==> flow/design.v <==
`timescale 1ns/1ps
module ddr2_test
	(
	input  wire          clk,
	input  wire          reset,
	input  wire          writes_en,
	input  wire          reads_en,
	input  wire          calib_done, 
	output reg           ib_re,
	input  wire [31:0]   ib_data,
	input  wire [7:0]    ib_count,  
	input  wire          ib_valid,
	input  wire          ib_empty,
	output reg           ob_we,
	output reg  [31:0]   ob_data,
	input  wire [9:0]    ob_count,
	output reg           p0_rd_en_o, 
	input  wire          p0_rd_empty,
	input  wire [31:0]   p0_rd_data,
	input  wire          p0_cmd_full,
	output reg           p0_cmd_en,
	output reg  [2:0]    p0_cmd_instr,
	output reg  [29:0]   p0_cmd_byte_addr,
	output wire [5:0]    p0_cmd_bl_o, 
	input  wire          p0_wr_full,
	output reg           p0_wr_en,
	output reg  [31:0]   p0_wr_data,
	output wire [3:0]    p0_wr_mask,
	output reg [26:0]		MEMORY_COUNT  
	);
localparam FIFO_SIZE      = 1024;
localparam BURST_LEN      = 10;   
wire        rd_fifo_afull;
reg  [29:0] cmd_byte_addr_wr, cmd_byte_addr_rd;
reg  [5:0]  burst_cnt;
reg         write_mode;
reg         read_mode;
reg         reset_d;
assign p0_cmd_bl_o = BURST_LEN - 1;
assign p0_wr_mask = 4'b0000;
always @(posedge clk) write_mode <= writes_en;
always @(posedge clk) read_mode <= reads_en;
always @(posedge clk) reset_d <= reset;
integer state;
localparam s_idle  = 0,
           s_write1 = 10,
           s_write2 = 11,
           s_write3 = 12,
           s_read1 = 20,
           s_read2 = 21,
           s_read3 = 22,
           s_read4 = 23,
			  s_writecmd0 = 30,
			  s_writecmd1 = 31,
			  s_readcmd0 = 40,
			  s_readcmd1 = 41;
always @(posedge clk) begin
	if (reset_d) begin
		state           	<= s_idle;
		burst_cnt       	<= BURST_LEN;
		cmd_byte_addr_wr  <= 0;
		cmd_byte_addr_rd  <= 0;
		p0_cmd_instr 		<= 3'b0;
		p0_cmd_byte_addr 	<= 30'b0;
		MEMORY_COUNT		<= 0;
		p0_cmd_instr 	<= 3'd0;
		p0_cmd_en 		<= 1'b0;
		p0_wr_en 		<= 1'b0;
		p0_rd_en_o 		<= 1'b0;
		ib_re 			<= 1'b0;
		ob_we 			<= 1'b0;
	end else begin
		case (state)
			s_idle: begin
				p0_cmd_en 	<= 1'b0;  
				p0_wr_en 	<= 1'b0;	
				p0_rd_en_o 	<= 1'b0;
				ib_re 		<= 1'b0;
				ob_we 		<= 1'b0;
				burst_cnt <= BURST_LEN;
				if ((p0_cmd_full == 1'b0) && (p0_cmd_en == 1'b0) && calib_done==1 && write_mode==1 && (ib_count >= BURST_LEN) && (MEMORY_COUNT<(27'd0-4*BURST_LEN))) begin
					state <= s_write1;
				end else if ((p0_cmd_full == 1'b0) && (p0_cmd_en == 1'b0) && calib_done==1 && read_mode==1 && (ob_count<(FIFO_SIZE-1-4*BURST_LEN) ) && (MEMORY_COUNT>4*BURST_LEN)) begin
					state <= s_readcmd0;
				end
			end
			s_write1: begin
				p0_wr_en <= 1'b0;					  
				ib_re <= 1'b1;
				state <= s_write2;
			end
			s_write2: begin
				ib_re <= 1'b0;
				if(ib_valid==1) begin
					p0_wr_data <= ib_data;
					burst_cnt <= burst_cnt - 1;
					state <= s_write3;
				end
			end
			s_write3: begin
				if (p0_wr_full == 1'b0) begin
					p0_wr_en   <= 1'b1;
					if (burst_cnt == 6'd0) begin
						state <= s_writecmd0;
						MEMORY_COUNT	  <= MEMORY_COUNT+4*BURST_LEN;
					end else begin
						state 			  <= s_write1;
					end
				end
			end
			s_writecmd0: begin
				p0_wr_en    	  <= 1'b0;
				p0_cmd_byte_addr <= cmd_byte_addr_wr;
				cmd_byte_addr_wr <= cmd_byte_addr_wr + 4*BURST_LEN;  
				p0_cmd_instr     <= 3'b000;
				state 			  <= s_writecmd1;
			end
			s_writecmd1: begin
				p0_cmd_en <= 1'b1;				 
				state <= s_idle;					 
			end
			s_readcmd0: begin
				p0_cmd_instr <= 3'b001;						 	 
				p0_cmd_byte_addr <= cmd_byte_addr_rd; 	 
				state <= s_readcmd1;	
			end
			s_readcmd1: begin
				p0_cmd_en <= 1'b1;					 
				state <= s_read1;	
			end
			s_read1: begin
				p0_cmd_en <= 1'b0;				  
				if (p0_rd_empty==0) begin 		  
					p0_rd_en_o  <= 1'b1;			  
					state <= s_read2;
				end
			end
			s_read2: begin
				ob_data <= p0_rd_data;		 
				p0_rd_en_o  <= 1'b0;					 	 
				state <= s_read3;
			end
			s_read3: begin
				ob_we 		  <= 1'b1;		 
				burst_cnt <= burst_cnt - 1;		 
				state <= s_read4;
			end
			s_read4: begin
				ob_we <= 1'b0;								 
				if ((burst_cnt == 6'd0)) begin 	 
					MEMORY_COUNT <= MEMORY_COUNT - 4*BURST_LEN; 			 
					cmd_byte_addr_rd	<= cmd_byte_addr_rd + 4*BURST_LEN;  
					state <= s_idle;
				end else begin
					state <= s_read1;
				end
			end
		endcase
	end
end
endmodule
--- tool output ---
# From RTL to reports: ddr2_test

Tool output for the design above before and after an edit, in the order of the flow.
Lines under "unedited" count in the file above, lines under "edited" in the edited file.
"difference" is "edited" less "unedited", of the values as shown.
Operators: Yosys type, input widths -> output width; for muxes data width and select width s.
Cell names lack the library's common part.
Not given: n/a

Top module: ddr2_test
Clock port: clk
Standard-cell library: sky130hd
Timing corner: tt_025C_1v80

# Diff

Unified diff, file above to edited file.
The edited RTL no longer does the same as the RTL above: the edit was made by script, with no optimisation intended.

```diff
@@ -81,5 +81,5 @@
 				if ((p0_cmd_full == 1'b0) && (p0_cmd_en == 1'b0) && calib_done==1 && write_mode==1 && (ib_count >= BURST_LEN) && (MEMORY_COUNT<(27'd0-4*BURST_LEN))) begin
 					state <= s_write1;
-				end else if ((p0_cmd_full == 1'b0) && (p0_cmd_en == 1'b0) && calib_done==1 && read_mode==1 && (ob_count<(FIFO_SIZE-1-4*BURST_LEN) ) && (MEMORY_COUNT>4*BURST_LEN)) begin
+				end else if ((p0_cmd_full == 1'b0) && (p0_cmd_en == 1'b0) && calib_done==1 && read_mode==1 && (ob_count<(FIFO_SIZE-1-4*BURST_LEN) ) && (MEMORY_COUNT<=4*BURST_LEN)) begin
 					state <= s_readcmd0;
 				end
```

# Word level

Counts by Yosys on the flattened word-level netlist (proc, flatten, opt, wreduce; memories kept). Register bits leave out memories and registers merged into their read ports (data or address). Print and check cells are left out. Cells with the same type and inputs are merged into one.

Bit counts:

| element                         | unedited | edited | difference |
| flip-flop bits (word level)     | 230      | 230    | 0 |
| latch bits                      | 0        | 0      | 0 |
| bits in writable memories       | 0        | 0      | 0 |
| bits in read-only memories      | 0        | 0      | 0 |
| word width x clocked read ports | 0        | 0      | 0 |
| memories                        | 0        | 0      | 0 |
| output and inout port bits      | 139      | 139    | 0 |

Cells by class:

| element                       | unedited | edited | difference |
| $add $sub $neg                | 5        | 5      | 0 |
| multiply operators            | 0        | 0      | 0 |
| divide/modulo/power cells     | 0        | 0      | 0 |
| order comparisons             | 4        | 4      | 0 |
| equality and inequality tests | 17       | 17     | 0 |
| shift-type cells              | 0        | 0      | 0 |
| muxes and demuxes             | 23       | 23     | 0 |
| bitwise logic cells           | 3        | 3      | 0 |
| reduce/logical cells          | 33       | 33     | 0 |

Operators by type and width:

| cell                | unedited | edited | difference |
| $gt 27x6->1 const B | 1        | 0      | -1 |
| $le 27x6->1 const B | 0        | 1      | +1 |

Operator kinds equal on both sides are left out: 36.

# Depth

Yosys ltp: most cells in a row. Word level: on the elaborated netlist, between registers, memories and ports. Mapped: between sequential cells and ports; inverters and the memories' decode and read muxes count.

Logic depth:

| element                       | unedited | edited | difference |
| word-level depth              | 9        | 9      | 0 |
| ABC_AREA                      | 0        | 0      | n/a |
| gate-level depth with buffers | 7        | 8      | +1 |

# Synthesis result

Yosys stat after the flow's synthesis: flattened, memories mapped to cells. It holds for the ABC_AREA given above (unset counts as 0); a run with the other value may have another netlist.

Synthesis totals:

| element                           | unedited | edited | difference |
| cells in the netlist              | 827      | 849    | +22 |
| synthesis area (µm²)              | 8299.2   | 8510.7 | +211.5 |
| sequential part of the area (µm²) | 4564.4   | 4564.4 | 0.0 |
| flip-flop cells                   | 196      | 196    | 0 |

Cell types:

| cell     | unedited | edited | difference |
| xnor2_1  | 52       | 33     | -19 |
| xor2_1   | 10       | 22     | +12 |
| nor2_1   | 138      | 146    | +8 |
| nor4_1   | 28       | 20     | -8 |
| nand4_1  | 10       | 18     | +8 |
| nor3_1   | 26       | 19     | -7 |
| a211oi_1 | 19       | 12     | -7 |
| nand3_1  | 20       | 26     | +6 |
| o21ai_0  | 18       | 24     | +6 |
| or4_1    | 3        | 9      | +6 |
| a21oi_1  | 48       | 53     | +5 |
| clkbuf_8 | 0        | 5      | +5 |
| buf_1    | 10       | 6      | -4 |
| and3_1   | 7        | 11     | +4 |
| mux2i_1  | 22       | 25     | +3 |
| nand2b_1 | 7        | 10     | +3 |
| and4_1   | 5        | 8      | +3 |
| buf_2    | 4        | 1      | -3 |

Cell types equal on both sides are left out: 14.
The list need not be complete.

# Path before layout

Source: OpenSTA report_checks on the synthesized netlist (no wires, ideal clock, input and output delay 20% of the period each), path of least setup slack; recovery checks are left aside. Register names are those of the netlist, which keeps one name where synthesis merged equal registers.

Path post-synthesis:

| element                       | unedited       | edited         | difference |
| kind                          | reg2reg        | reg2reg        | n/a |
| start                         | reg reset_d    | reg reset_d    | n/a |
| end                           | reg ob_data[0] | reg ob_data[0] | n/a |
| period (ns)                   | 3.0            | 3.0            | 0.0 |
| arrival (ns)                  | 2.179          | 2.109          | -0.070 |
| data required time (ns)       | 2.574          | 2.574          | 0.000 |
| slack (ns)                    | 0.395          | 0.465          | +0.070 |
| delay of the path (ns)        | 2.605          | 2.535          | -0.070 |
| stages on the path            | 4              | 4              | 0 |
| synthesis period reached (ns) | 2.605          | 2.535          | -0.070 |

"delay of the path" is the arrival time less input delay plus setup time.
"stages on the path": output pins that drive a net of the path, with the launching flip-flop's if there is one; two outputs of one cell count as two.
"synthesis period reached" is the clock period less the worst setup slack; recovery checks do not enter. This is arithmetic on one report: input and output delays are still those of the set period (20% each).
Between the ends stands the longest chain of elaborated cells between them, by number of cells; it is not shown to be the way that was timed. Of several equally long chains one is given.
Each line given opens the expression or statement behind the cell; cells for indexed reads and writes are added by Yosys, which also makes memories of some case tables.

Between the ends, post-synthesis, unedited:
Path through: dfxtp_1 clkbuf_1 buf_1 nor2b_1
Length of the longest elaborated chain: 2

Ends and longest elaborated chain, post-synthesis, unedited:

| element            | line | source |
| start: declaration | 38   | `reg         reset_d;` |
| start: assignment  | 43   | `always @(posedge clk) reset_d <= reset;` |
| $not 1->1          | n/a  |  |
| $reduce_and 2->1   | n/a  |  |
| end: assignment    | 139  | `ob_data <= p0_rd_data;` |
| end: declaration   | 15   | `output reg [31:0] ob_data,` |

Between the ends, post-synthesis, edited:
Path through: dfxtp_1 clkbuf_8 clkbuf_1 nor2b_1
Length of the longest elaborated chain: 2

Ends and longest elaborated chain, post-synthesis, edited:

| element            | line | source |
| start: declaration | 38   | `reg         reset_d;` |
| start: assignment  | 43   | `always @(posedge clk) reset_d <= reset;` |
| $not 1->1          | n/a  |  |
| $reduce_and 2->1   | n/a  |  |
| end: assignment    | 139  | `ob_data <= p0_rd_data;` |
| end: declaration   | 15   | `output reg [31:0] ob_data,` |

# Timing after layout

Path of least setup slack in the final report of each run of pair 1 (OpenROAD, finished layout, wires in). Where an end is a register, its clock arrival counts in the times.

Path post-layout:

| element                 | unedited             | edited               | difference |
| kind                    | reg2reg              | reg2reg              | n/a |
| start                   | reg state            | reg MEMORY_COUNT[8]  | n/a |
| end                     | reg MEMORY_COUNT[23] | reg MEMORY_COUNT[23] | n/a |
| period (ns)             | 3.0                  | 3.0                  | 0.0 |
| arrival (ns)            | 2.68                 | 2.83                 | +0.15 |
| data required time (ns) | 3.32                 | 3.32                 | 0.00 |
| slack (ns)              | 0.65                 | 0.48                 | -0.17 |
| stages on the path      | 7                    | 5                    | -2 |

An end named without its bit number is one bit of that signal or, where synthesis recoded a state register, one of its new flip-flops.
Between the ends stands the longest chain of elaborated cells between them, by number of cells; it is not shown to be the way that was timed. Of several equally long chains one is given.
A register here has more assigning lines than the two given.

Between the ends, post-layout, unedited:
Path through: dfxtp_1 buf_4 nor2b_1 nand3_1 a211oi_1 a21oi_1 a31o_2

Ends and longest elaborated chain, post-layout, unedited:

| element            | line | source |
| start: declaration | 44   | `integer state;` |
| start: assignment  | 59   | `state <= s_idle;` |
| start: assignment  | 82   | `state <= s_write1;` |
| end: assignment    | 105  | `MEMORY_COUNT <= MEMORY_COUNT+4*BURST_LEN;` |
| end: assignment    | 151  | `MEMORY_COUNT <= MEMORY_COUNT - 4*BURST_LEN;` |
| end: declaration   | 29   | `output reg [26:0] MEMORY_COUNT` |

unedited: Chain of elaborated cells between the ends: none given.

Between the ends, post-layout, edited:
Path through: dfxtp_1 or4_1 or4_4 a2111oi_2 mux2_2
Length of the longest elaborated chain: 4

Ends and longest elaborated chain, post-layout, edited:

| element            | line | source |
| start: declaration | 29   | `output reg [26:0] MEMORY_COUNT` |
| start: assignment  | 105  | `MEMORY_COUNT <= MEMORY_COUNT+4*BURST_LEN;` |
| start: assignment  | 151  | `MEMORY_COUNT <= MEMORY_COUNT - 4*BURST_LEN;` |
| $add 27x6->27      | 105  |  |
| $mux 27            | 103  | `if (burst_cnt == 6'd0) begin` |
| $mux 27            | 101  | `if (p0_wr_full == 1'b0) begin` |
| $pmux 27 s2        | 73   | `case (state)` |
| end: assignment    | 105  |  |
| end: assignment    | 151  |  |
| end: declaration   | 29   |  |

# Flow runs

Both versions went through the flow (Yosys, OpenROAD) with the same settings in each pair. Constraints: input delay and output delay 20% of the set period each, output load 0.01 pF.

Flow settings, pair 1:
CORE_UTILIZATION: 40
PLACE_DENSITY: 0.6
period_ns: 3.0
CAP_MARGIN: 20
CORE_MARGIN: 2
SLEW_MARGIN: 20

Measured results, pair 1:

| element                                   | unedited | edited  | difference |
| netlist area reported by Yosys (µm²)      | 8299.2   | 8510.7  | +211.5 |
| overall die area (µm²)                    | 21915.8  | 22459.5 | +543.7 |
| std-cell area (final layout) (µm²)        | 11174.5  | 11348.4 | +173.9 |
| final utilization                         | 0.55     | 0.542   | -0.008 |
| lowest setup slack (ns)                   | 0.645    | 0.482   | -0.163 |
| post-route setup TNS (ns)                 | 0.000    | 0.000   | 0.000 |
| worst hold slack in the final report (ns) | 0.472    | 0.487   | +0.015 |
| total design power (uW)                   | 5240     | 5099    | -141 |
| achieved clock period (ns)                | 2.355    | 2.518   | +0.163 |

Flow settings, pair 2:
ABC_AREA: 1
CORE_UTILIZATION: 69
CTS_CLUSTER_DIAMETER: 325
CTS_CLUSTER_SIZE: 28
GPL_TIMING_DRIVEN: 1
PLACE_DENSITY: 0.55
SETUP_SLACK_MARGIN: 0.63
period_ns: 4.2
CAP_MARGIN: 20
CORE_MARGIN: 2
SLEW_MARGIN: 20

Measured results, pair 2:

| element                                   | unedited | edited  | difference |
| netlist area reported by Yosys (µm²)      | 8729.6   | 8697.1  | -32.5 |
| overall die area (µm²)                    | 13567.6  | 13518.7 | -48.9 |
| std-cell area (final layout) (µm²)        | 11472.3  | 11491.0 | +18.7 |
| final utilization                         | 0.92     | 0.922   | +0.002 |
| lowest setup slack (ns)                   | 1.563    | 1.396   | -0.167 |
| post-route setup TNS (ns)                 | 0.000    | 0.000   | 0.000 |
| worst hold slack in the final report (ns) | 0.465    | 0.479   | +0.014 |
| total design power (uW)                   | 3822     | 3941    | +119 |
| achieved clock period (ns)                | 2.637    | 2.804   | +0.167 |

By "achieved clock period" is meant the clock period of the run minus its worst setup slack. This is arithmetic on one report: input and output delays are still those of the set period (20% each).
"total design power" rests on the timing tool's default activity at the inputs, not on a simulated workload.
--- end ---
